==> flow/design.v <==
`timescale 1ns / 1ps
module ted
(
	input         clk,				 
	input         reset,
	input  [15:0] addr_in,
	output [15:0] addr_out,
	input   [7:0] data_in,
	output  [7:0] data_out,
	input         rw,
	output        cpuclk,			 
	output  [6:0] color,				 
	output        csync,
	output reg    hsync,
	output reg    vsync,
	output reg    hblank,
	output reg    vblank_out,
	input         wide,
	output        ce_pix,
	output        irq,
	output        ba,
	output reg    cs_io,
	output reg    cs_ram,
	output reg    cs0,
	output reg    cs1,
	output reg    aec,
	output  [4:0] snd,
	output        pal,
	input   [7:0] k,
	input   [1:0] tvmode,
	output        cpuenable			 
);
parameter TIMER1LO=6'h00;
parameter TIMER1HI=6'h01;
parameter TIMER2LO=6'h02;
parameter TIMER2HI=6'h03;
parameter TIMER3LO=6'h04;
parameter TIMER3HI=6'h05;
parameter CONTROL1=6'h06;
parameter CONTROL2=6'h07;
parameter KEYLATCH=6'h08;
parameter IRQ		=6'h09;
parameter IRQEN	=6'h0A;
parameter RASTER	=6'h0B;
parameter CURPOSHI=6'h0C;
parameter CURPOSLO=6'h0D;
parameter CH1FREQLO=6'h0E;
parameter CH2FREQLO=6'h0F;
parameter CH2FREQHI=6'h10;
parameter SOUNDCTRL=6'h11;
parameter BMAPBASE=6'h12;
parameter CHARBASE=6'h13;
parameter VIDEOBASE=6'h14;
parameter BGCOLOR0=6'h15;
parameter BGCOLOR1=6'h16;
parameter BGCOLOR2=6'h17;
parameter BGCOLOR3=6'h18;
parameter EXCOLOR=6'h19;
parameter CHARPOSRELOADHI=6'h1A;
parameter CHARPOSRELOADLO=6'h1B;
parameter VSCANPOSHI=6'h1C;
parameter VSCANPOSLO=6'h1D;
parameter HSCANPOS=6'h1E;
parameter FLASH_VERTSUB=6'h1F;
parameter ROMEN=6'h3E;
parameter RAMEN=6'h3F;
localparam IDLE=3'b000,THALT1=3'b001,THALT2=3'b010,THALT3=3'b011,TDMA=3'b100;
reg [2:0] dma_state,dma_nextstate;			 
reg [15:0] timer1,timer1_reload;													 
reg [15:0] timer2;																			 
reg [15:0] timer3;																			 
reg test,ecm,bmm,den,rsel;										 
reg [2:0] yscroll;																				 
reg bmm_reg,ecm_reg;																	 
reg reverse,stop,mcm,csel;									          
reg [2:0] xscroll;																				 
reg reverse_reg,mcm_reg;																 
reg [7:0] keylatch;																			 
reg Cnt1Irq,Cnt2Irq,Cnt3Irq,RasterIrq;
wire LPIrq=1'b1;				 
reg enCnt1Irq,enCnt2Irq,enCnt3Irq,enRasterIrq;
wire enLPIrq=1'b0; 	 
reg [8:0] RasterCmp;																			 
reg [9:0] CursorPos;																			 
reg [9:0] Ch1Freq;																			 
reg [9:0] Ch2Freq;																			 
reg damode,ch2noise,ch2en,ch1en;										 
reg [3:0] volume;																				 
reg [2:0] bmapbase;																			 
reg charrom;																						 
reg [5:0] charbase;																			 
reg clkmode;																						 
reg [4:0] vmbase;																				 
reg [6:0] bgcolor0,bgcolor1,bgcolor2,bgcolor3,excolor;	 
reg [9:0] CharPosReload;																	 
reg [8:0] vcounter;							   											 
reg [8:0] hcounter;							   											 
reg [4:0] FlashCount;																			 
reg [2:0] VertSubCount;																		 
reg [7:0] refreshcounter;
reg refresh;
reg [3:0] phicounter;				    			 
reg phi;												 
reg singleclock;									 
reg [8:0] hcounter_next;
reg [8:0] vcounter_next;
reg [8:0] videoline;								 
reg [7:0] dataout_reg;							 
reg [7:0] data_in_reg;									 
reg [5:0] addr_in_reg;									 
reg [6:0] colorreg;								 
reg ramen;											 
reg t1stop,t2stop,t3stop;			 
reg resetRasterIrq, resetCnt1Irq,resetCnt2Irq,resetCnt3Irq;  
reg RasterIrqDone;									 
reg enabledisplay;									 
reg badline2;										 
reg ext_fetch;										 
reg char_fetch;										 
reg dma_window;										 
reg char_window;									 
reg inc_flashcount_window;						 
reg inc_vertsub_window;							 
reg inc_vertline_window;							 
reg hpos_0,hpos_8,hpos_154,hpos_172,hpos_288,hpos_295,hpos_296,hpos_303,hpos_304;
reg hpos_312,hpos_320,hpos_336,hpos_343,hpos_348,hpos_352,hpos_359,hpos_380,hpos_382;
reg hpos_384,hpos_391,hpos_392,hpos_400,hpos_407,hpos_424,hpos_431,hpos_432,hpos_440,hpos_1,hpos_321;
reg inc_charpos;									 
reg [15:0] addr_out_reg;								 
reg [15:0] tedaddress;									 
reg datahold;										 
reg VertSubActive;									 
reg tedwrite_delay;								 
reg csyncreg,palreg,equalization,eq1,eq2;		 
reg [9:0] videocounter;							 
reg inc_videocounter;								 
reg [9:0] videocounter_reload;				 
reg [9:0] CharPosition;							 
reg CharPosLatch;									 
reg latch_window;									 
reg latch_charposition;							 
reg [7:0] attr_buf [0:39];								 
reg [7:0] char_buf [0:39];								 
reg [7:0] nextchar,currentchar,waitingchar,pixelchar;	 
reg [7:0] nextattr,currentattr,waitingattr,pixelattr;	
reg [7:0] nextpixels,currentpixels,waitingpixels;
reg [7:0] pixelshiftreg;							 
reg [5:0] shiftcount;								 
reg verticalscreen;								 
reg widescreen,narrowscreen;				 
reg videoshift;										 
reg nextcursor,currentcursor,waitingcursor;   
reg [6:0] pixelcolor;									 
reg doubleshift;									 
reg dotfetch;												 
reg dotfetch_reg;									 
reg [2:0] xscroll_latch;							 
reg [2:0] yscroll_latch;							 
reg vblank;							 
reg refresh_inc;									 
reg stopreg;											 
reg [1:0] audiocycle;								 
reg [9:0] ch1count,ch2count;			 
reg ch1state,ch2state;						 
reg ch1stateclk_prev,ch2stateclk_prev;
reg [7:0] noisegen;								 
reg [4:0] digivolume;								 
reg [17:0] watchdog_ch1,watchdog_ch2;	 
integer i;
integer j;
integer n;
wire dphi;													 
wire [8:0] EOS,VS_START,VS_STOP,EQ_START,EQ_STOP,VBLANK_START,VBLANK_STOP;		 
wire tick8;													 
wire blanking;												 
wire lowrom,highrom;										 
wire irqpos;												 
wire io,tedreg,tedwrite;								 
wire badline;												 
wire attr_fetch_line;									 
wire tedlatch;												 
wire [7:0] charpointer,attrpointer;
wire multicolor;											 
wire pixelscreen;											 
wire ch1clk,ch2clk;										 
wire ch1stateclk,ch2stateclk;							 
wire ch1audio,ch2audio;									 
wire noise;													 
wire watchdog_ch1max,watchdog_ch2max;				 
wire cycle_end=(phicounter==15)?1'b1:1'b0;				 
wire single_cycle_end=(cycle_end & phi)?1'b1:1'b0;	 
always @(posedge clk) begin									 
	phicounter<=phicounter+1'd1;
	if(reset) begin								 
		phicounter<=4'b0;
	end
end
assign cpuclk = singleclock?phi:dphi;						 
assign dphi = phicounter[3];									 
assign cpuenable=(single_cycle_end)?1'b1:					 
						(cycle_end && !singleclock)?1'b1:
						1'b0;
always @(posedge clk) begin									 
	if (cycle_end)	phi<=~phi;											
	if(reset) begin								 
		phi<=1'b0;
	end
end
always @(posedge clk)											 
	begin
	if(single_cycle_end)											 
		singleclock<=((enabledisplay & ext_fetch) | refresh | clkmode | stop);		 
		if(reset) begin								 
		singleclock<=1'b0;
	end
end
always @(posedge clk)
	begin
	if(single_cycle_end)
		stopreg<=stop;
		if(reset) begin								 
		stopreg<=1'b0;
	end
end
always @(posedge clk)											 
	begin
	if(hpos_296)
		ext_fetch<=0;
	else if(hpos_400)
		ext_fetch<=1;
		if(reset) begin								 
		ext_fetch<=1'b0;
	end
end
assign attr_fetch_line=(videoline>=0 && videoline<203);
always @(posedge clk)											 
	begin
	if(hpos_336)
		refresh<=0;
	else if(hpos_296)
		refresh<=1;
		if(reset) begin								 
		refresh<=1'b0;
	end
end
always @(posedge clk)											 
	begin
	if(hpos_343)
		refresh_inc<=0;
	else if(hpos_303)
		refresh_inc<=1;
		if(reset) begin								 
		refresh_inc<=1'b0;
	end
end
always @(posedge clk)
	begin
		if(single_cycle_end & (refresh_inc|stopreg))
					refreshcounter<=refreshcounter+1'd1;
		else	if(hpos_431 & (videoline==0|refresh_inc|stopreg))
			refreshcounter<=8'h00;
		if(reset) begin								 
		refreshcounter<=8'h00;
	end
end
assign tick8=(phicounter[1:0]==3)?1'b1:1'b0;  
assign ce_pix = tick8;
always @(posedge clk)
	begin
		hcounter<=hcounter_next;
		vcounter<=vcounter_next;
		if(hpos_392)
			videoline<=vcounter;
		if(reset) begin								 
		hcounter<=9'b0;
		vcounter<=9'b0;
		videoline<=9'b0;
	end
end
always @*									 
	begin
	hcounter_next=hcounter;
		if (tedlatch & addr_in_reg[5:0]==HSCANPOS)								 
			begin
				hcounter_next=hcounter+1'd1;
				hcounter_next[8:3]=~data_in_reg[7:2];		 
			end
		else if (tick8 & ~stopreg)
			begin
				if (hcounter==9'd455)
					hcounter_next=9'd0;
				else
					hcounter_next=hcounter+1'd1;
			end
	end
always @*									 
	begin
	vcounter_next=vcounter;
		if(tedwrite & addr_in[5:1]==5'b01110)								 
			begin
			if(addr_in[0]==0)
				vcounter_next={data_in[0],vcounter[7:0]};
			else vcounter_next={vcounter[8],data_in};
			end
		else if(inc_vertline_window & single_cycle_end)
				begin
					if (vcounter==EOS)
							vcounter_next=0;
					else	vcounter_next=vcounter+1'd1;
				end
	end
always @(posedge clk)
	begin
	if(hpos_384)
		inc_vertline_window<=1;
	else if (single_cycle_end)
		inc_vertline_window<=0;
		if(reset) begin								 
		inc_vertline_window<=1'b0;
	end
end
always @(posedge clk) begin
	if(tedwrite)												 
		begin
		if (addr_in[5:0]==TIMER1LO)
			begin
				timer1[7:0]<=data_in;
				timer1_reload[7:0]<=data_in;
				t1stop<=1;
			end
		if (addr_in[5:0]==TIMER1HI)
			begin
				timer1[15:8]<=data_in;
				timer1_reload[15:8]<=data_in;
				t1stop<=0;
			end
		end
	if(phicounter==7 && ~phi & ~t1stop & ~stopreg)			 
		begin															
		if(timer1==0)											
			timer1<=timer1_reload-1'd1;
		else
			timer1<=timer1-1'd1;
		end
	if(reset) begin
		t1stop <= 1;
		timer1 <= 16'hFFFF;
	end
	if(reset) begin								 
		timer1_reload<=16'b0;
	end
end
always @(posedge clk) begin
	if(tedwrite)													 
		begin
		if (addr_in[5:0]==TIMER2LO)
			begin
				timer2[7:0]<=data_in;
				t2stop<=1;
			end
		if (addr_in[5:0]==TIMER2HI)
			begin
				timer2[15:8]<=data_in;
				t2stop<=0;
			end
		end
	else if(phicounter==15 && phi==0 && t2stop==0 && stopreg==0)		 
	begin
		timer2<=timer2-1'd1;
	end
	if(reset) begin
		t2stop <= 1;
		timer2 <= 16'hFFFF;
	end
end
always @(posedge clk) begin
	if(tedwrite)
		begin
		if (addr_in[5:0]==TIMER3LO)							 
			begin
				timer3[7:0]<=data_in;
				t3stop<=1;
			end
		if (addr_in[5:0]==TIMER3HI)
			begin
				timer3[15:8]<=data_in;
				t3stop<=0;
			end
		end
	if(phicounter==7 && phi==1 && t3stop==0 && stopreg==0)				 
		begin
		timer3<=timer3-1'd1;
		end
	if(reset) begin
		t3stop <= 1;
		timer3 <= 16'hFFFF;
	end
end
assign irqpos=(phicounter==4 & ~phi)?1'b1:1'b0;
always @(posedge clk)
	begin
	if(reset|resetCnt1Irq)
		Cnt1Irq<=0;
	else if(irqpos && timer1==0)
		Cnt1Irq<=1;
	end
always @(posedge clk)
	begin
	if(reset|resetCnt2Irq)
		Cnt2Irq<=0;
	else if(irqpos && timer2==0)
		Cnt2Irq<=1;
	end
always @(posedge clk)
	begin
	if(reset|resetCnt3Irq)
		Cnt3Irq<=0;
	else if(irqpos && timer3==0) 
		Cnt3Irq<=1;
	end
always @(posedge clk)
	begin
	if (reset|resetRasterIrq)
		RasterIrq<=0;
	else	if (RasterCmp==vcounter)
		begin
		if(~RasterIrqDone & tick8)			 
			begin
			RasterIrq<=1;
			RasterIrqDone<=1;
			end
		end
	else RasterIrqDone<=0;
		if(reset) begin								 
		RasterIrqDone<=1'b0;
	end
end
assign irq=~((enCnt1Irq & Cnt1Irq)|(enCnt2Irq & Cnt2Irq)| (enCnt3Irq & Cnt3Irq) | (enRasterIrq & RasterIrq) | (enLPIrq & LPIrq));
always @(posedge clk)
	begin
		if((singleclock & ~phi) | (dma_state==TDMA))
			aec<=0;
		else aec<=1;
		if(reset) begin								 
		aec<=0;
	end
end
assign ba=(dma_state==IDLE)?1'b1:1'b0;
assign badline=((yscroll_latch==videoline[2:0]) & enabledisplay & attr_fetch_line)?1'b1:1'b0;			 
always @(posedge clk)
	begin
	if(inc_vertline_window & single_cycle_end)
		begin
		if(badline)
			badline2<=1;
		else if(badline2)
			badline2<=0;
		end
		if(reset) begin								 
		badline2<=1'b0;
	end
end
always @(posedge clk)										 
	begin
	if(single_cycle_end)
		yscroll_latch<=yscroll;
		if(reset) begin								 
		yscroll_latch<=3'b0;
	end
end
always @(posedge clk)
	begin
	if(videoline==0 && den==1)
		enabledisplay<=1;
	if(videoline==204)
		enabledisplay<=0;
		if(reset) begin								 
		enabledisplay<=1'b0;
	end
end
always @(posedge clk)					 
	begin
	if(videoline==9'd204)
		char_fetch<=0;
	else if(badline2)
		char_fetch<=1;
		if(reset) begin								 
		char_fetch<=1'b0;
	end
end
always @(posedge clk)					 
	begin
	if(hpos_296)
		inc_charpos<=0;
	else if(hpos_432)
		inc_charpos<=1;
		if(reset) begin								 
		inc_charpos<=1'b0;
	end
end
always @(posedge clk)					 
	begin
	latch_charposition<=0;
	if(hpos_288)
		latch_window<=1;
	else if(single_cycle_end & latch_window)
		begin
		latch_window<=0;
		latch_charposition<=1;			 
		end
		if(reset) begin								 
		latch_charposition<=1'b0;
		latch_window<=1'b0;
	end
end
always @(posedge clk)
	begin
	if(hpos_392)
		begin
		if(VertSubCount==6)
			CharPosLatch<=1;				 
		else 
			CharPosLatch<=0;
		end
		if(reset) begin								 
		CharPosLatch<=1'b0;
	end
end
always @(posedge clk)					 
	begin
	if(tedwrite & addr_in[5:0]==CHARPOSRELOADHI)
			CharPosReload[9:8]<=data_in[1:0];
	else if(tedwrite & addr_in[5:0]==CHARPOSRELOADLO)
			CharPosReload[7:0]<=data_in;
	else if(hpos_392 & videoline==EOS)		 
			CharPosReload<=0;
	else if(CharPosLatch & latch_charposition & VertSubActive)				 
			CharPosReload<=CharPosition;
		if(reset) begin								 
		CharPosReload<=10'b0;
	end
end
always @(posedge clk)									 
	begin
	if(hpos_392)											 
		CharPosition<=0;
	else
		begin
		if(hpos_432 & enabledisplay & VertSubActive)										 
			CharPosition<=CharPosReload;
		else if(inc_charpos & single_cycle_end)
			CharPosition<=CharPosition+1'd1;
		end
		if(reset) begin								 
		CharPosition<=10'b0;
	end
end
always @(posedge clk)
	begin
	dma_state<=dma_nextstate;
		if(reset) begin								 
		dma_state<=IDLE;
	end
end
always @*
	begin
	dma_nextstate=dma_state;
	case(dma_state)
	IDLE:		begin	
				if((badline|badline2) & dma_window)
					dma_nextstate=THALT1;
				end
	THALT1:	begin
				if((badline|badline2) & dma_window & single_cycle_end)
					dma_nextstate=THALT2;
				else if (~dma_window | ~(badline|badline2))
					dma_nextstate=IDLE;
				end
	THALT2:	begin
				if((badline|badline2) & dma_window & single_cycle_end)
					dma_nextstate=THALT3;
				else if (~dma_window | ~(badline|badline2))
					dma_nextstate=IDLE;
				end
	THALT3:	begin
				if((badline|badline2) & dma_window & single_cycle_end)
					dma_nextstate=TDMA;
				else if (~dma_window | ~(badline|badline2))
					dma_nextstate=IDLE;
				end
	TDMA:		begin
				if (~dma_window | ~(badline|badline2))
					dma_nextstate=IDLE;
				end
	default:	dma_nextstate=IDLE;
	endcase	
	end
always @(posedge clk)
	begin
	if(hpos_407 & tick8)
		dma_window<=1;
	else if(hpos_295 & tick8)
		dma_window<=0;
		if(reset) begin								 
		dma_window<=1'b0;
	end
end
always @(posedge clk)				 
	begin
	if(enabledisplay)
		begin
		if(hpos_296 | shiftcount==6'd40)
			inc_videocounter<=0;
		else if(hpos_432)
			inc_videocounter<=1;
		end
		if(reset) begin								 
		inc_videocounter<=1'b0;
	end
end
always @(posedge clk)
	begin
	if(hpos_392 & videoline==EOS)	 
		videocounter_reload<=0;
		else if(inc_videocounter && hcounter_next == 9'd432 && tick8)  
		videocounter_reload<=videocounter+1'd1;
	else if(VertSubCount==6 && latch_charposition && enabledisplay)			 
		videocounter_reload<=videocounter;
		if(reset) begin								 
		videocounter_reload<=10'b0;
	end
end	
always @(posedge clk)						 
	begin
	if(enabledisplay)
		begin
		if(hpos_432)
			videocounter<=videocounter_reload;
		else if(inc_videocounter & single_cycle_end)							 
			videocounter<=videocounter+1'd1;
		end
		if(reset) begin								 
		videocounter<=10'b0;
	end
end
always @(posedge clk)
	begin
	if(single_cycle_end)
		begin
		if(inc_videocounter)
			begin
			if(badline)	begin									 
				attr_buf[0]<=data_in;
				end
			else begin
				attr_buf[0]<=attr_buf[39];
				end
			for(i=1;i<40;i=i+1) begin
				attr_buf[i]<=attr_buf[i-1];
				end
			nextattr<=attr_buf[39];
			shiftcount<=shiftcount+1'd1;
			if(((CursorPos==CharPosition) && VertSubActive) || (CursorPos==0 && CharPosition==0))					 
				nextcursor<=1;
			else nextcursor<=0;
			end
		else begin
			nextattr<=0;
			shiftcount<=0;
			end
		end
		if(reset) begin								 
		for(i=0;i<=39;i=i+1) attr_buf[i]<=8'd0;
		nextattr<=8'b0;
		shiftcount<=6'b0;
		nextcursor<=1'b0;
	end
end
always @(posedge clk)
	begin
	if(single_cycle_end)
		begin
		if(inc_videocounter)
			begin
			if(badline2) begin
				char_buf[0]<=data_in;
				nextchar<=data_in;
				end
			else begin
				char_buf[0]<=char_buf[39];
				nextchar<=char_buf[39];
				end
			for(j=1;j<40;j=j+1) begin
				char_buf[j]<=char_buf[j-1];
				end
			end 	
		else begin
			nextchar<=0;
			end
		end
		if(reset) begin								 
		for(i=0;i<=39;i=i+1) char_buf[i]<=8'd0;
		nextchar<=8'b0;
	end
end
always @(posedge clk)							 
	begin
	if(hpos_304)
		char_window<=0;
	else if(hpos_440 & enabledisplay)
		char_window<=1;
		if(reset) begin								 
		char_window<=1'b0;
	end
end
always @(posedge clk)								 
	begin
	if(char_window)
		begin
		if(hpos_440)
			nextpixels<=0;
		else if(cycle_end & ~phi)
			nextpixels<=data_in;
		end
		if(reset) begin								 
		nextpixels<=8'b0;
	end
end
always @(posedge clk)
	begin
	if(hpos_392)					
		inc_vertsub_window<=1;
	else if(single_cycle_end)
		inc_vertsub_window<=0;
	if (hpos_380 & badline)													 
		VertSubActive<=1;
	else if (~enabledisplay)												 
		VertSubActive<=0;
		if(reset) begin								 
		inc_vertsub_window<=1'b0;
		VertSubActive<=1'b0;
	end
end
always @(posedge clk)
		begin
			if(tedwrite && addr_in[5:0]==FLASH_VERTSUB)					 
				VertSubCount<=data_in[2:0];
			else 
				if(inc_vertsub_window & single_cycle_end)					 
						if (videoline==0)											 
							VertSubCount<=3'd7;
						else if(enabledisplay & VertSubActive) 
							VertSubCount<=VertSubCount+1'd1;					 
			if(reset) begin								 
		VertSubCount<=3'b0;
	end
end
always @(posedge clk)
	begin
	if(hpos_348)
		inc_flashcount_window<=1;
	else if(single_cycle_end)
		inc_flashcount_window<=0;
	if(tedwrite && addr_in[5:0]==FLASH_VERTSUB)
			FlashCount[3:0]<=data_in[6:3];
	else if(videoline==205 & inc_flashcount_window & single_cycle_end)
			FlashCount<=FlashCount+1'd1;
		if(reset) begin								 
		inc_flashcount_window<=1'b0;
		FlashCount<=5'b0;
	end
end
always @(hcounter)
	begin
	hpos_0=0;
	hpos_1=0;
	hpos_8=0;
	hpos_154=0;
	hpos_172=0;
	hpos_288=0;
	hpos_295=0;
	hpos_296=0;
	hpos_303=0;
	hpos_304=0;
	hpos_312=0;
	hpos_320=0;
	hpos_321=0;
	hpos_336=0;
	hpos_343=0;
	hpos_348=0;
	hpos_352=0;
	hpos_359=0;
	hpos_380=0;
	hpos_382=0;
	hpos_384=0;
	hpos_391=0;
	hpos_392=0;
	hpos_400=0;
	hpos_407=0;
	hpos_424=0;
	hpos_431=0;
	hpos_432=0;
	hpos_440=0;
	case (hcounter)
				0:		hpos_0=1;				 
				1:    hpos_1=1;
				8:		hpos_8=1;				 
				154:  hpos_154=1;				 
				172:	hpos_172=1;				 
				288:	hpos_288=1;				 
				295:	hpos_295=1;				 
				296:	hpos_296=1;				 
				303:	hpos_303=1;				 
				304:  hpos_304=1;				 
				312:	hpos_312=1;				 
				320: 	hpos_320=1;				 
				321:  hpos_321=1;
				336:  hpos_336=1;				 
				343:	hpos_343=1;				 
				348:	hpos_348=1;				 
				352:	hpos_352=1;				 
				359:	hpos_359=1;				 
				380:	hpos_380=1;
				382:	hpos_382=1;				 
				384:	hpos_384=1;				 
				391: 	hpos_391=1;	
				392:	hpos_392=1;				 
				400:  hpos_400=1;				 
				407:	hpos_407=1;				 
				424:	hpos_424=1;				 
				431:	hpos_431=1;				 
				432:	hpos_432=1;				 
				440:  hpos_440=1;				 
				default:;
	endcase				
end
always @(posedge clk)									 
	begin
		if(rsel==1) begin
			if(videoline==9'd4)					 
				verticalscreen<=1;
			else if (videoline==9'd204)			 
				verticalscreen<=0;
		 end
		else begin
			if(videoline==9'd8)					 
				verticalscreen<=1;
			else if(videoline==9'd200)			 
				verticalscreen<=0;
		end
		if(reset) begin								 
		verticalscreen<=1'b0;
	end
end
always @(posedge clk)									 
	begin
		if(enabledisplay & verticalscreen) 
			begin 
				if(hpos_320 & tick8)
					widescreen<=0;
				else if (hpos_0 & tick8)
					widescreen<=1;
				if(hpos_312 & tick8)
					narrowscreen<=0;
				else if (hpos_8 & tick8)
					narrowscreen<=1;
			end
		if(reset) begin								 
		widescreen<=1'b0;
		narrowscreen<=1'b0;
	end
end
always @(posedge clk)
	begin
	if (hpos_312)
		videoshift<=0;
	else if(enabledisplay & hpos_440)
		videoshift<=1;
		if(reset) begin								 
		videoshift<=1'b0;
	end
end
always @(posedge clk)						 
	begin
	if(hpos_440)
		begin
		waitingattr<=0;
		waitingchar<=0;
		waitingpixels<=0;
		currentattr<=0;
		currentchar<=0;
		currentpixels<=0;
		end
	else if(cycle_end & videoshift)
		begin
		if(phi)
			begin
			currentchar<=nextchar;
			waitingchar<=currentchar;
			currentattr<=nextattr;
			waitingattr<=currentattr;
			waitingpixels<=currentpixels;
			currentcursor<=nextcursor;
			waitingcursor<=currentcursor;
			end
		else if(~phi)
			currentpixels<=nextpixels;
		end
		if(reset) begin								 
		waitingattr<=8'b0;
		waitingchar<=8'b0;
		waitingpixels<=8'b0;
		currentattr<=8'b0;
		currentchar<=8'b0;
		currentpixels<=8'b0;
		currentcursor<=1'b0;
		waitingcursor<=1'b0;
	end
end
wire cursor=(waitingcursor & ~FlashCount[4]);
always @(posedge clk)										 
	begin
	if (single_cycle_end)
		begin
		xscroll_latch<=xscroll;
		ecm<=ecm_reg;
		bmm<=bmm_reg;
		reverse<=reverse_reg;
		mcm<=mcm_reg;
		end
		if(reset) begin								 
		xscroll_latch<=3'b0;
		ecm<=1'b0;
		bmm<=1'b0;
		reverse<=1'b0;
		mcm<=1'b0;
	end
end
always @(posedge clk)										 
	begin
	if(videoshift | widescreen)												 
		begin
		if(tick8)									
			begin
				doubleshift<=~doubleshift;
				if(hcounter[2:0] == xscroll_latch)				 
					begin
					doubleshift<=0;
					if(cursor & ~bmm & ~ecm & ~mcm)		 
						pixelshiftreg<=waitingpixels^8'hFF;
					else pixelshiftreg<=waitingpixels;
					pixelattr<=waitingattr;					 
					pixelchar<=waitingchar;
					end
				else
					begin
					if(~multicolor)
						pixelshiftreg<={pixelshiftreg[6:0],1'b0};
					else if(doubleshift)											 
						pixelshiftreg<={pixelshiftreg[5:0],2'b0};
					end
			end
		end
	else pixelshiftreg<=0;									 
		if(reset) begin								 
		doubleshift<=1'b0;
		pixelshiftreg<=8'b0;
		pixelattr<=8'b0;
		pixelchar<=8'b0;
	end
end
assign pixelscreen=(csel)?widescreen:narrowscreen;					 
assign multicolor= mcm & (ecm | pixelattr[3] | bmm);			 
always @*									 
	begin
	pixelcolor=bgcolor0;
	if(pixelscreen & enabledisplay)
		begin
			if (~bmm & ~ecm) 				 
				begin
				if(~multicolor)					 
					begin
					if((reverse|mcm)?pixelshiftreg[7]:(pixelshiftreg[7]& ~(pixelattr[7] & FlashCount[4]))^pixelchar[7])
						pixelcolor=pixelattr[6:0];
					end
				else 
					begin						 
						case(pixelshiftreg[7:6])
							2'b00:	pixelcolor=bgcolor0;
							2'b01:	pixelcolor=bgcolor1;
							2'b10:	pixelcolor=bgcolor2;
							2'b11:	pixelcolor={pixelattr[6:4],1'b0,pixelattr[2:0]};
						endcase
					end				
				end
			else if (~mcm & ~bmm & ecm)		 
				begin
					if(pixelshiftreg[7])
						pixelcolor=pixelattr[6:0];
					else begin
						case(pixelchar[7:6])
							2'b00:	pixelcolor=bgcolor0;
							2'b01:	pixelcolor=bgcolor1;
							2'b10:	pixelcolor=bgcolor2;
							2'b11:	pixelcolor=bgcolor3;
						endcase
					end	
				end
			else if(~mcm & bmm & ~ecm)			 
				begin
				if(pixelshiftreg[7])
					pixelcolor={pixelattr[2:0],pixelchar[7:4]};
				else pixelcolor={pixelattr[6:4],pixelchar[3:0]};
				end
			else if(mcm & bmm & ~ecm)		  
				begin
				case(pixelshiftreg[7:6])
							2'b00:	pixelcolor=bgcolor0;
							2'b01:	pixelcolor={pixelattr[2:0],pixelchar[7:4]};
							2'b10:	pixelcolor={pixelattr[6:4],pixelchar[3:0]};
							2'b11:	pixelcolor=bgcolor1;
						endcase
				end
			else										 
				begin
				pixelcolor=7'b0;
				end
		end
	else
			pixelcolor=excolor;
	end
always @(posedge clk)						 
	begin
	if (tick8)
		if(~blanking)
		colorreg<=pixelcolor;
		else colorreg<=0;
		if(reset) begin								 
		colorreg<=7'b0;
	end
end
assign pal = !tvmode ? !palreg : tvmode[0];
assign EOS = pal?9'd311:9'd261;					 
assign VS_START = pal?9'd254:9'd229;			 
assign VS_STOP = pal?9'd257:9'd232; 			 
assign EQ_START = pal?9'd251:9'd226;			 
assign EQ_STOP = pal?9'd260:9'd235;				 
assign VBLANK_START = pal?9'd251:9'd226; 		 
assign VBLANK_STOP = pal?9'd269:9'd244;		 
always @(posedge clk)								 
	begin
	csyncreg<=(equalization)?(eq1&eq2)^vsync:hsync;
		if(reset) begin								 
		csyncreg<=1'b0;
	end
end
always @(posedge clk)								 
	begin
	if (videoline==VS_START && hpos_400)
		vsync<=1;
	else if (videoline==VS_STOP && hpos_400)
		vsync<=0;
		if(reset) begin								 
		vsync<=0;
	end
end
always @(posedge clk)								 
	begin
	if(videoline==EQ_START && hpos_400)
		equalization<=1;
	else if (videoline==EQ_STOP && hpos_400)
		equalization<=0;
		if(reset) begin								 
		equalization<=1'b0;
	end
end
always @(posedge clk)								 
	begin
	if(hpos_154)
		eq1<=0;
	else if (hpos_172)
		eq1<=1;
	if(hpos_382)
		eq2<=0;
	else if (hpos_400)
		eq2<=1;
		if(reset) begin								 
		eq1<=1'b1;
		eq2<=1'b1;
	end
end
always @(posedge clk)								 
	begin
	if(hpos_359)
		hsync<=0;
	else if (hpos_391)
		hsync<=1;
		if(reset) begin								 
		hsync<=0;
	end
end
always @(posedge clk) begin							 
	if((wide && hpos_1) || (~wide && hpos_424)) begin										
		if(videoline==VBLANK_STOP) vblank_out<=0;
		hblank<=0;
	end else if((wide && hpos_321) || (~wide && hpos_352)) begin		 
		if(videoline==VBLANK_START) vblank_out<=1;
		hblank<=1;
	end
	if(reset) begin								 
		vblank_out<=0;
		hblank<=0;
	end
end
always @(posedge clk)							 
	begin
	if(videoline==VBLANK_STOP)
		vblank<=0;
	else if(videoline==VBLANK_START)
		vblank<=1;
		if(reset) begin								 
		vblank<=1'b0;
	end
end
assign blanking=hblank|vblank;
assign csync=csyncreg;
assign color=colorreg;
always @(posedge clk)		 
	begin
case (phicounter)			 
	1:		begin	
				cs_io<=1;
				cs_ram<=1;
				cs0<=1;
				cs1<=1;
			end
	7:		if(io) cs_io<=0;
			else if(~tedreg) begin
				cs_ram<=0;
				if(rw & ((~ramen & ~dotfetch_reg) | (charrom & dotfetch_reg ))) begin	 
					cs0<=~lowrom;	          
					cs1<=~highrom;           
					cs_ram<=lowrom|highrom;  
				end
			end
	endcase
	if(reset) begin								 
		cs_io<=1;
		cs_ram<=1;
		cs0<=1;
		cs1<=1;
	end
	end
assign lowrom=(addr_in[15:14]==2'b10);							 
assign highrom=(addr_in[15:14]==2'b11);							 
assign io=(addr_in[15:8]==8'hFD || addr_in[15:8]==8'hFE);	 
assign tedreg=(addr_in[15:6]==10'b1111111100 && (addr_in[5]==0 || addr_in[5:1]==7'b11111));		 
assign addr_out=(~aec)?addr_out_reg:16'hffff;
always @(posedge clk)
	begin
		if(cycle_end)
			begin
			addr_out_reg<=tedaddress;
			dotfetch_reg<=dotfetch;
			end
		if(reset) begin								 
		addr_out_reg<=0;
		dotfetch_reg<=1'b0;
	end
end
assign charpointer=(inc_videocounter)?((badline2)?data_in:char_buf[39]):8'd0;	
always @*
	begin
	tedaddress=16'hffff;
	dotfetch=0;
	if(phi==0)						 
		begin
		if(dma_state==TDMA)
			tedaddress={vmbase,(badline)?1'b0:1'b1,videocounter};				 
		end
	else  
		begin						  
		if(refresh_inc|stopreg)				 
			tedaddress={8'hff,refreshcounter};
		else if(inc_charpos & char_fetch)
			begin
			dotfetch=1;
			if(~bmm)				 
				begin
				tedaddress=(~reverse)?{charbase[5:0],charpointer[6:0],VertSubCount}:{charbase[5:1],charpointer,VertSubCount};
				tedaddress[10:9]=(ecm)?2'b00:tedaddress[10:9];
				end
			else
				tedaddress={bmapbase,CharPosition,VertSubCount};	 
			end
		end
	end
assign tedwrite=tedreg&~rw&cycle_end;		 
assign tedlatch=tedwrite_delay & (phicounter==3);		 
always @(posedge clk)
	begin
		if(tedwrite)
			tedwrite_delay<=1;
		else if (phicounter==3)
			tedwrite_delay<=0;
		if(reset) begin								 
		tedwrite_delay<=1'b0;
	end
end
always @(posedge clk)
	begin
	if(reset) ramen <= 0;
	resetRasterIrq<=1'b0;
	resetCnt1Irq<=1'b0;
	resetCnt2Irq<=1'b0;
	resetCnt3Irq<=1'b0;
	if (tedwrite)											 
		begin
		data_in_reg<=data_in;
		addr_in_reg<=addr_in[5:0];
			case(addr_in[5:0])
				CONTROL1:	 
							begin
							test<=data_in[7];
							ecm_reg<=data_in[6];
							bmm_reg<=data_in[5];
							den<=data_in[4];
							rsel<=data_in[3];
							yscroll<=data_in[2:0];
							end
				CONTROL2:	 
							begin
							reverse_reg<=data_in[7];
							palreg<=data_in[6];
							stop<=data_in[5];
							mcm_reg<=data_in[4];
							csel<=data_in[3];
							xscroll<=data_in[2:0];
							end
				KEYLATCH:	 
							keylatch<=k[7:0];
				IRQ:			 
							begin
							resetCnt3Irq<=data_in[6];
							resetCnt2Irq<=data_in[4];
							resetCnt1Irq<=data_in[3];
							resetRasterIrq<=data_in[1];
							end
				IRQEN:		 
							begin
							enCnt3Irq<=data_in[6];
							enCnt2Irq<=data_in[4];
							enCnt1Irq<=data_in[3];
							enRasterIrq<=data_in[1];
							RasterCmp[8]<=data_in[0];
							end
				RASTER:		 
							RasterCmp[7:0]<=data_in;
				CURPOSHI:	 
							CursorPos[9:8]<=data_in[1:0];
				CURPOSLO:	 
							CursorPos[7:0]<=data_in;
				CH1FREQLO:	 
							Ch1Freq[7:0]<=data_in;
				CH2FREQLO:	 
							Ch2Freq[7:0]<=data_in;
				CH2FREQHI:	 
							Ch2Freq[9:8]<=data_in[1:0];
				SOUNDCTRL:	 
							begin
							damode<=data_in[7];
							ch2noise<=data_in[6];
							ch2en<=data_in[5];
							ch1en<=data_in[4];
							volume<=data_in[3:0];
							end
				BMAPBASE:	 
							begin
							bmapbase<=data_in[5:3];
							charrom<=data_in[2];
							Ch1Freq[9:8]<=data_in[1:0];
							end
				CHARBASE:	 
							begin
							charbase<=data_in[7:2];
							clkmode<=data_in[1];
							end
				VIDEOBASE:	 
							vmbase<=data_in[7:3];
				BGCOLOR0:	 
							bgcolor0<=7'h7f;
				BGCOLOR1:	 
							bgcolor1<=7'h7f;
				BGCOLOR2:	 
							bgcolor2<=7'h7f;
				BGCOLOR3:	 
							bgcolor3<=7'h7f;
				EXCOLOR:		 
							excolor<=7'h7f;
				ROMEN:		ramen<=1'b0;
				RAMEN:		ramen<=1'b1;
				default:;
			endcase
		end
	else if (tedlatch)			 
		case(addr_in_reg[5:0])
				BGCOLOR0:	 
							bgcolor0<=data_in_reg[6:0];
				BGCOLOR1:	 
							bgcolor1<=data_in_reg[6:0];
				BGCOLOR2:	 
							bgcolor2<=data_in_reg[6:0];
				BGCOLOR3:	 
							bgcolor3<=data_in_reg[6:0];
				EXCOLOR:		 
							excolor<=data_in_reg[6:0];
				default:;
		endcase
		if(reset) begin								 
		resetRasterIrq<=0;
		resetCnt1Irq<=0;
		resetCnt2Irq<=0;
		resetCnt3Irq<=0;
		data_in_reg<=0;
		addr_in_reg<=0;
		test<=1'b0;
		ecm_reg<=1'b0;
		bmm_reg<=1'b0;
		den<=1'b0;
		rsel<=1'b0;
		yscroll<=3'b0;
		reverse_reg<=1'b0;
		palreg<=1'b0;
		stop<=1'b0;
		mcm_reg<=1'b0;
		csel<=1'b0;
		xscroll<=3'b0;
		keylatch<=8'hff;
		enCnt3Irq<=1'b0;
		enCnt2Irq<=1'b0;
		enCnt1Irq<=1'b0;
		enRasterIrq<=1'b0;
		RasterCmp<=9'b0;
		CursorPos<=10'b0;
		Ch1Freq<=10'b0;
		Ch2Freq<=10'b0;
		damode<=1'b0;
		ch2noise<=1'b0;
		ch2en<=1'b0;
		ch1en<=1'b0;
		volume<=4'b0;
		bmapbase<=3'b0;
		charrom<=1'b0;
		charbase<=6'b0;
		clkmode<=1'b0;
		vmbase<=5'b0;
		bgcolor0<=7'b0;
		bgcolor1<=7'b0;
		bgcolor2<=7'b0;
		bgcolor3<=7'b0;
		excolor<=7'b0;
	end
end
always @(posedge clk)
	begin
	if(tedreg & rw)
		begin
		if(phicounter==7)										 
			begin
				case(addr_in[5:0])
				TIMER1LO:	 
							dataout_reg<=timer1[7:0];
				TIMER1HI:	 
							dataout_reg<=timer1[15:8];
				TIMER2LO:	 
							dataout_reg<=timer2[7:0];
				TIMER2HI:	 
							dataout_reg<=timer2[15:8];
				TIMER3LO:	 
							dataout_reg<=timer3[7:0];
				TIMER3HI:	 
							dataout_reg<=timer3[15:8];
				CONTROL1:	 
							begin
							dataout_reg[7]<=test;
							dataout_reg[6]<=ecm;
							dataout_reg[5]<=bmm;
							dataout_reg[4]<=den;
							dataout_reg[3]<=rsel;
							dataout_reg[2:0]<=yscroll;
							end
				CONTROL2:	 
							begin
							dataout_reg[7]<=reverse;
							dataout_reg[6]<=~pal;
							dataout_reg[5]<=stop;
							dataout_reg[4]<=mcm;
							dataout_reg[3]<=csel;
							dataout_reg[2:0]<=xscroll;
							end
				KEYLATCH:	 
							begin
							dataout_reg<=keylatch;
							end
				IRQ:			 
							begin
							dataout_reg[7]<=~irq;
							dataout_reg[6]<=Cnt3Irq;
							dataout_reg[4]<=Cnt2Irq;
							dataout_reg[3]<=Cnt1Irq;
							dataout_reg[2]<=LPIrq;			 
							dataout_reg[1]<=RasterIrq;
							end
				IRQEN:		 
							begin
							dataout_reg[6]<=enCnt3Irq;
							dataout_reg[4]<=enCnt2Irq;
							dataout_reg[3]<=enCnt1Irq;
							dataout_reg[2]<=enLPIrq;			 
							dataout_reg[1]<=enRasterIrq;
							dataout_reg[0]<=RasterCmp[8];
							end
				RASTER:		 
							dataout_reg<=RasterCmp[7:0];
				CURPOSHI:	 
							dataout_reg[1:0]<=CursorPos[9:8];
				CURPOSLO:	 
							dataout_reg<=CursorPos[7:0];
				CH1FREQLO:	 
							dataout_reg<=Ch1Freq[7:0];
				CH2FREQLO:	 
							dataout_reg<=Ch2Freq[7:0];
				CH2FREQHI:	 
							begin
							dataout_reg[7]<=1'b0;				 
							dataout_reg[1:0]<=Ch2Freq[9:8];
							end
				SOUNDCTRL:  
							begin
							dataout_reg[7]<=damode;
							dataout_reg[6]<=ch2noise;
							dataout_reg[5]<=ch2en;
							dataout_reg[4]<=ch1en;
							dataout_reg[3:0]<=volume;
							end
				BMAPBASE:   
							begin
							dataout_reg[5:3]<=bmapbase;
							dataout_reg[2]<=charrom;
							dataout_reg[1:0]<=Ch1Freq[9:8];
							end
				CHARBASE:   
							begin
							dataout_reg[7:2]<=charbase;
							dataout_reg[1]<=clkmode;
							dataout_reg[0]<=~ramen;
							end
				VIDEOBASE:  
							dataout_reg[7:3]<=vmbase;
				BGCOLOR0:  
							dataout_reg[6:0]<=bgcolor0;
				BGCOLOR1:  
							dataout_reg[6:0]<=bgcolor1;
				BGCOLOR2:  
							dataout_reg[6:0]<=bgcolor2;
				BGCOLOR3:  
							dataout_reg[6:0]<=bgcolor3;
				EXCOLOR:  
							dataout_reg[6:0]<=excolor;
				CHARPOSRELOADHI:  
							dataout_reg[1:0]<=CharPosReload[9:8];
				CHARPOSRELOADLO:  
							dataout_reg<=CharPosReload[7:0];
				VSCANPOSHI:	 
							dataout_reg[0]<=vcounter[8];
				VSCANPOSLO:  
							dataout_reg<=vcounter[7:0];
				HSCANPOS:	 
							dataout_reg<={hcounter[8:2],1'b0};
				FLASH_VERTSUB:  
							begin
							dataout_reg[6:3]<=FlashCount[3:0];
							dataout_reg[2:0]<=VertSubCount;
							end
				ROMEN:	 
							dataout_reg<=8'h00;
				RAMEN:	 
							dataout_reg<=8'h00;
				default:;
				endcase
			end
		else if(phicounter==10)								 
			datahold<=1;
		end
	if(phicounter==1)
		begin
		datahold<=0;
		dataout_reg<=8'hff;
		end
		if(reset) begin								 
		dataout_reg<=8'hff;
		datahold<=1'b0;
	end
end
assign data_out=(datahold)?dataout_reg:8'hff;
assign snd=(ch1audio ? digivolume : 5'd0)+(ch2audio ? digivolume : 5'd0);  
always @(posedge clk)						 
	begin
	if(single_cycle_end)
		audiocycle<=audiocycle+1'd1;
		if(reset) begin								 
		audiocycle<=2'b0;
	end
end
assign ch1clk=single_cycle_end&(audiocycle==2'b11);		 
assign ch2clk=single_cycle_end&(audiocycle==2'b01);		 
always @(posedge clk)
	begin
	if(ch1clk)
		begin
		if((ch1count==10'h3ff) || damode)
			ch1count<=Ch1Freq+1'd1;
		else	ch1count<=ch1count+1'd1;
		end
		if(reset) begin								 
		ch1count<=10'b0;
	end
end
assign ch1stateclk=(ch1count==10'h3ff)?1'b1:1'b0;
always @(posedge clk)	 
	begin
	ch1stateclk_prev<=ch1stateclk;
	if(damode|watchdog_ch1max)							 
		ch1state<=0;
	else if(~ch1stateclk_prev & ch1stateclk)		 
				ch1state<=~ch1state;						 
		if(reset) begin								 
		ch1stateclk_prev<=1'b0;
		ch1state<=1'b0;
	end
end
assign ch1audio=(ch1en)?~ch1state:1'b0;		 
always @(posedge clk)									 
	begin
	if((~ch1stateclk_prev & ch1stateclk)|watchdog_ch1max)		 
		watchdog_ch1<=0;
	else if(ch1clk)										 
		watchdog_ch1<=watchdog_ch1+1'd1;
		if(reset) begin								 
		watchdog_ch1<=18'b0;
	end
end
assign watchdog_ch1max=(watchdog_ch1==18'd188416)?1'b1:1'b0;	
always @(posedge clk)
	begin
	if(ch2clk)
		begin
		if((ch2count==10'h3ff) || damode)
			ch2count<=Ch2Freq+1'd1;
		else	ch2count<=ch2count+1'd1;
		end
		if(reset) begin								 
		ch2count<=10'b0;
	end
end
assign ch2stateclk=(ch2count==10'h3ff)?1'b1:1'b0;
always @(posedge clk)	 
	begin
	ch2stateclk_prev<=ch2stateclk;
	if(damode)												 
		ch2state<=0;
	else if(~ch2stateclk_prev & ch2stateclk)		 
				ch2state<=~ch2state;						 
		if(reset) begin								 
		ch2stateclk_prev<=1'b0;
		ch2state<=1'b0;
	end
end
assign ch2audio=(ch2en)?~ch2state:noise;		 
always @(posedge clk)									 
	begin
	if((~ch2stateclk_prev & ch2stateclk)|watchdog_ch2max)		 
		watchdog_ch2<=0;
	else if(ch2clk)										 
		watchdog_ch2<=watchdog_ch2+1'd1;
		if(reset) begin								 
		watchdog_ch2<=18'b0;
	end
end
assign watchdog_ch2max=(watchdog_ch2==18'd188416)?1'b1:1'b0;	
always @(posedge clk)
	begin
	if(damode)
		noisegen<=0;
	else if(~ch2stateclk_prev & ch2stateclk)
		begin
		for(n=1;n<8;n=n+1)
			begin
			noisegen[n]<=noisegen[n-1];
			end
		noisegen[0]<=1'b1^noisegen[7]^noisegen[5]^noisegen[4]^noisegen[1];
		end
		if(reset) begin								 
		noisegen<=8'b0;
	end
end
assign noise=(ch2noise)?noisegen[0]:1'b0;		 
always @*								 
	begin
	case (volume)
				0: digivolume=0;
				1: digivolume=1;
				2: digivolume=3;
				3: digivolume=5;
				4: digivolume=7;
				5: digivolume=9;
				6: digivolume=11;
				7: digivolume=13;
		default:	digivolume=15;
	endcase
	end
endmodule
# Tool chain data of ted
# The steps from the RTL of ted to its reports follow in flow order.
# Lines are those of the file above, counted from 1.
# Operators: Yosys type, input widths -> output width; for muxes data width and select width s.
# Cell names lack the library's common part.
# Not given: --
# inputs
top_module,ted
clk_port,clk
library,sky130hd
lib_corner,tt_025C_1v80

# After elaboration
# Counts by Yosys on the flattened word-level netlist (proc, flatten, opt, wreduce). Print and check cells are left out. Cells with the same type and inputs are merged into one.
# Yosys's memory passes give these memory sizes; they may raise the number of words (mostly to a power of two), join words into wider ones and drop unused or constant bits.
# word_totals
regBits,1187
romBits,32
clocked_rd_ports_x_width,4
mem_count,1
in_bits,38
wordCells,986
# memory_table
memory,size,word_bits,read_ports,wr,line,source
(no name shown),8,4,1,0,1610,case (volume)
# classes
n_addsub,20
cmp,2
eq_ne,136
muxes,249
logic,143
reduce_and_logical,187
# op_table
cell,n
$mux 8,36
$eq 9x9->1 const B,26
$mux 7,30
$eq 6x5->1 const B,22
$mux 1,113
$reduce_and 2->1,45
$mux 9,10
$pmux 7 s4,3
$reduce_bool 2->1,40
$mux 16,5
$mux 10,8
$and 1x1->1,74
$sub 16x1->16 const B,4
$add 10x1->10 const B,6
$pmux 1 s29,2
$reduce_bool 27->1,2
$eq 9x9->1,6
$pmux 1 s27,2
$reduce_and 3->1,17
$logic_not 16->1,3
$eq 6x4->1 const B,8
$eq 9x8->1 const B,5
$reduce_or 2->1,19
$not 1->1,36
$mux 3,12
$reduce_bool 31->1,1
$pmux 1 s31,1
$eq 10x10->1 const B,3
# Not listed: further kinds 67, cells in them 198.

# Depth
# Longest topological path by Yosys (ltp), each cell counted once; first at word level (registers and memories cut), then after technology mapping (sequential cells cut; the memories' decode and read muxes count).
# logic_depth
depth_word,10
ABC_AREA,0
depth_mapped,12

# Synthesis result
# Source: synth_stat.txt of the flow (Yosys; design flattened, memories mapped). It holds for the ABC_AREA given above (unset counts as 0); a run with the other value may have another netlist.
# synth_totals
stdcells,6580
synth_area_um2,51446.8
sequential_area_um2,23882.9
flip_flops,1193
buf_cells,514
# by_type
cell,n,area_total_um2
dfxtp_1,1193,2.39E+04
nand2_1,1869,7.02E+03
a21oi_1,948,4744.55
clkbuf_1,452,1.7E+03
nor2_1,366,1.37E+03
mux2i_1,121,1.21E+03
nand3_1,185,925.888
o21ai_0,145,725.696
xnor2_1,79,691.914
a211oi_1,76,570.547
nor3_1,104,520.499
ha_1,36,450.432
mux4_2,20,450.432
and3_1,69,431.664
nand4_1,68,425.408
xor2_1,45,394.128
a31oi_1,49,306.544
a32oi_1,34,297.786
# Not listed: further types 79, cells in them 721.

# Timing after synthesis
# Source: OpenSTA report_checks on the synthesized netlist (no wires, ideal clock, input and output delay 20% of the period each), path of least setup slack; recovery checks are left aside. Register names are those of the netlist, which keeps one name where synthesis merged equal registers.
# synth_timing
path_type,input -> output
from,input tvmode[1]
to,output pal
clock_period_ns,10.0
out_delay_ns,2.000
arrival_ns,2.715
required_ns,8.000
path_slack_ns,5.285
path_delay_ns,0.715
stages,2
period_less_setup_slack_ns,4.715
# "path_delay_ns" is the arrival time less input delay plus setup time.
# At an output port there is no setup time.
# "stages": output pins that drive a net of the path, with the launching flip-flop's if there is one; two outputs of one cell count as two.
# "period_less_setup_slack_ns" = period - worst setup slack (recovery checks aside). The figure is calculated, with input and output delays left at 20% of the set period.
# The rows between start and end are the longest chain of elaborated cells between them; the timing report does not say that the signal goes this way. Where chains are equally long, one stands for them.
# Each line given opens the expression or statement behind the cell; cells for indexed reads and writes are added by Yosys, which also makes memories of some case tables.
# synth_via
cell_sequence,o21bai_1 -> clkbuf_1
elab_chain_cells,2
cells_between,2
classes_between,mux (1); reduce/logical (1)
# synth_rtl
item,line,source
start: declaration,30,"input [1:0] tvmode,"
$logic_not 2->1,1042,assign pal = !tvmode ? !palreg : tvmode[0];
$mux 1,1042,
end: declaration,28,"output pal,"

# Timing after layout
# From the final timing report of job 1: the path of least setup slack in the routed layout; clock arrival at registers is part of the times.
# layout_timing
path_type,input -> output
from,input tvmode[1]
to,output pal
clock_period_ns,9.66
out_delay_ns,1.93
arrival_ns,3.72
required_ns,7.73
path_slack_ns,4.01
stages,3
# The rows between start and end are the longest chain of elaborated cells between them; the timing report does not say that the signal goes this way. Where chains are equally long, one stands for them.
# layout_via
cell_sequence,clkdlybuf4s50_1 -> o21bai_2 -> clkdlybuf4s50_1
elab_chain_cells,2
cells_between,2
classes_between,mux (1); reduce/logical (1)
# layout_rtl
item,line,source
start: declaration,30,"input [1:0] tvmode,"
$logic_not 2->1,1042,assign pal = !tvmode ? !palreg : tvmode[0];
$mux 1,1042,
end: declaration,28,"output pal,"

# Design ted on sky130hd. What follows are 6 stored runs of the flow, each under its own settings; their order means nothing. The constraints put input and output delay at 20% of the set period each and load the outputs with 0.01 pF.
# "achieved_clock_period_ns" = clock period - worst setup slack. The figure is calculated, with input and output delays left at 20% of the set period.
# "worst_path_ns" is the time allowed to the run's worst setup path (the clock period less input and output delay, where it has them) less its slack. Clock arrival times count: a late capture clock shortens it, a late launch clock lengthens it.
# "power_w": no workload was simulated; the value follows from the tool's default switching activity.
# A setting shown as -- is not set for that run.
stored run,CAP_MARGIN,CORE_ASPECT_RATIO,CORE_UTILIZATION,CTS_CLUSTER_SIZE,PLACE_DENSITY_LB_ADDON,period_ns,CORE_MARGIN,SLEW_MARGIN,CTS_CLUSTER_DIAMETER,GPL_TIMING_DRIVEN,ABC_AREA,CELL_PAD_IN_SITES_DETAIL_PLACEMENT,HOLD_SLACK_MARGIN,MAX_ROUTING_LAYER,SETUP_SLACK_MARGIN,TNS_END_PERCENT,CELL_PAD_IN_SITES_GLOBAL_PLACEMENT,GPL_ROUTABILITY_DRIVEN,MIN_ROUTING_LAYER,synthesis_area_um2,cell_area_final_um2,final_die_area_um2,achieved_clock_period_ns,fin_util_frac,tns_ns,worst_path_ns,critical_path_kind,power_w,worst_hold_slack_ns,fin_ws_ns
job 1,15,0.56,50,43,0.13,9.66,2,20,--,--,--,--,--,--,--,--,--,--,--,51446.8,56733.2,105583.0,5.649,0.56,0.000,1.78,input -> output,0.009711,0.391,4.011
job 2,20,--,40,--,--,5.95,2,20,--,--,--,--,--,--,--,--,--,--,--,51446.8,58162.0,131501.0,4.534,0.456,0.000,3.34,register -> output,0.017295,0.385,1.416
job 3,20,--,40,--,--,10.0,2,20,332,0,--,--,--,--,--,--,--,--,--,51446.8,59051.6,131501.0,6.556,0.463,0.000,2.56,input -> output,0.010216,0.388,3.444
job 4,25,0.67,24,87,--,6.91,8,20,110,1,1,1,0.29,met5,0.72,20,--,--,--,51309.2,55529.5,229138.0,5.095,0.26,0.000,3.71,register -> output,0.010067,0.410,1.815
job 5,20,--,40,--,--,5.95,2,20,--,--,--,--,--,--,-0.32,--,--,--,--,51446.8,58162.0,131501.0,4.534,0.456,0.000,3.34,register -> output,0.017295,0.385,1.416
job 6,20,--,40,13,--,9.53,2,35,332,0,1,--,-0.05,met4,1.83,50,1,0,met1,51309.2,57073.5,131153.0,6.055,0.448,0.000,2.24,input -> output,0.009235,0.388,3.475
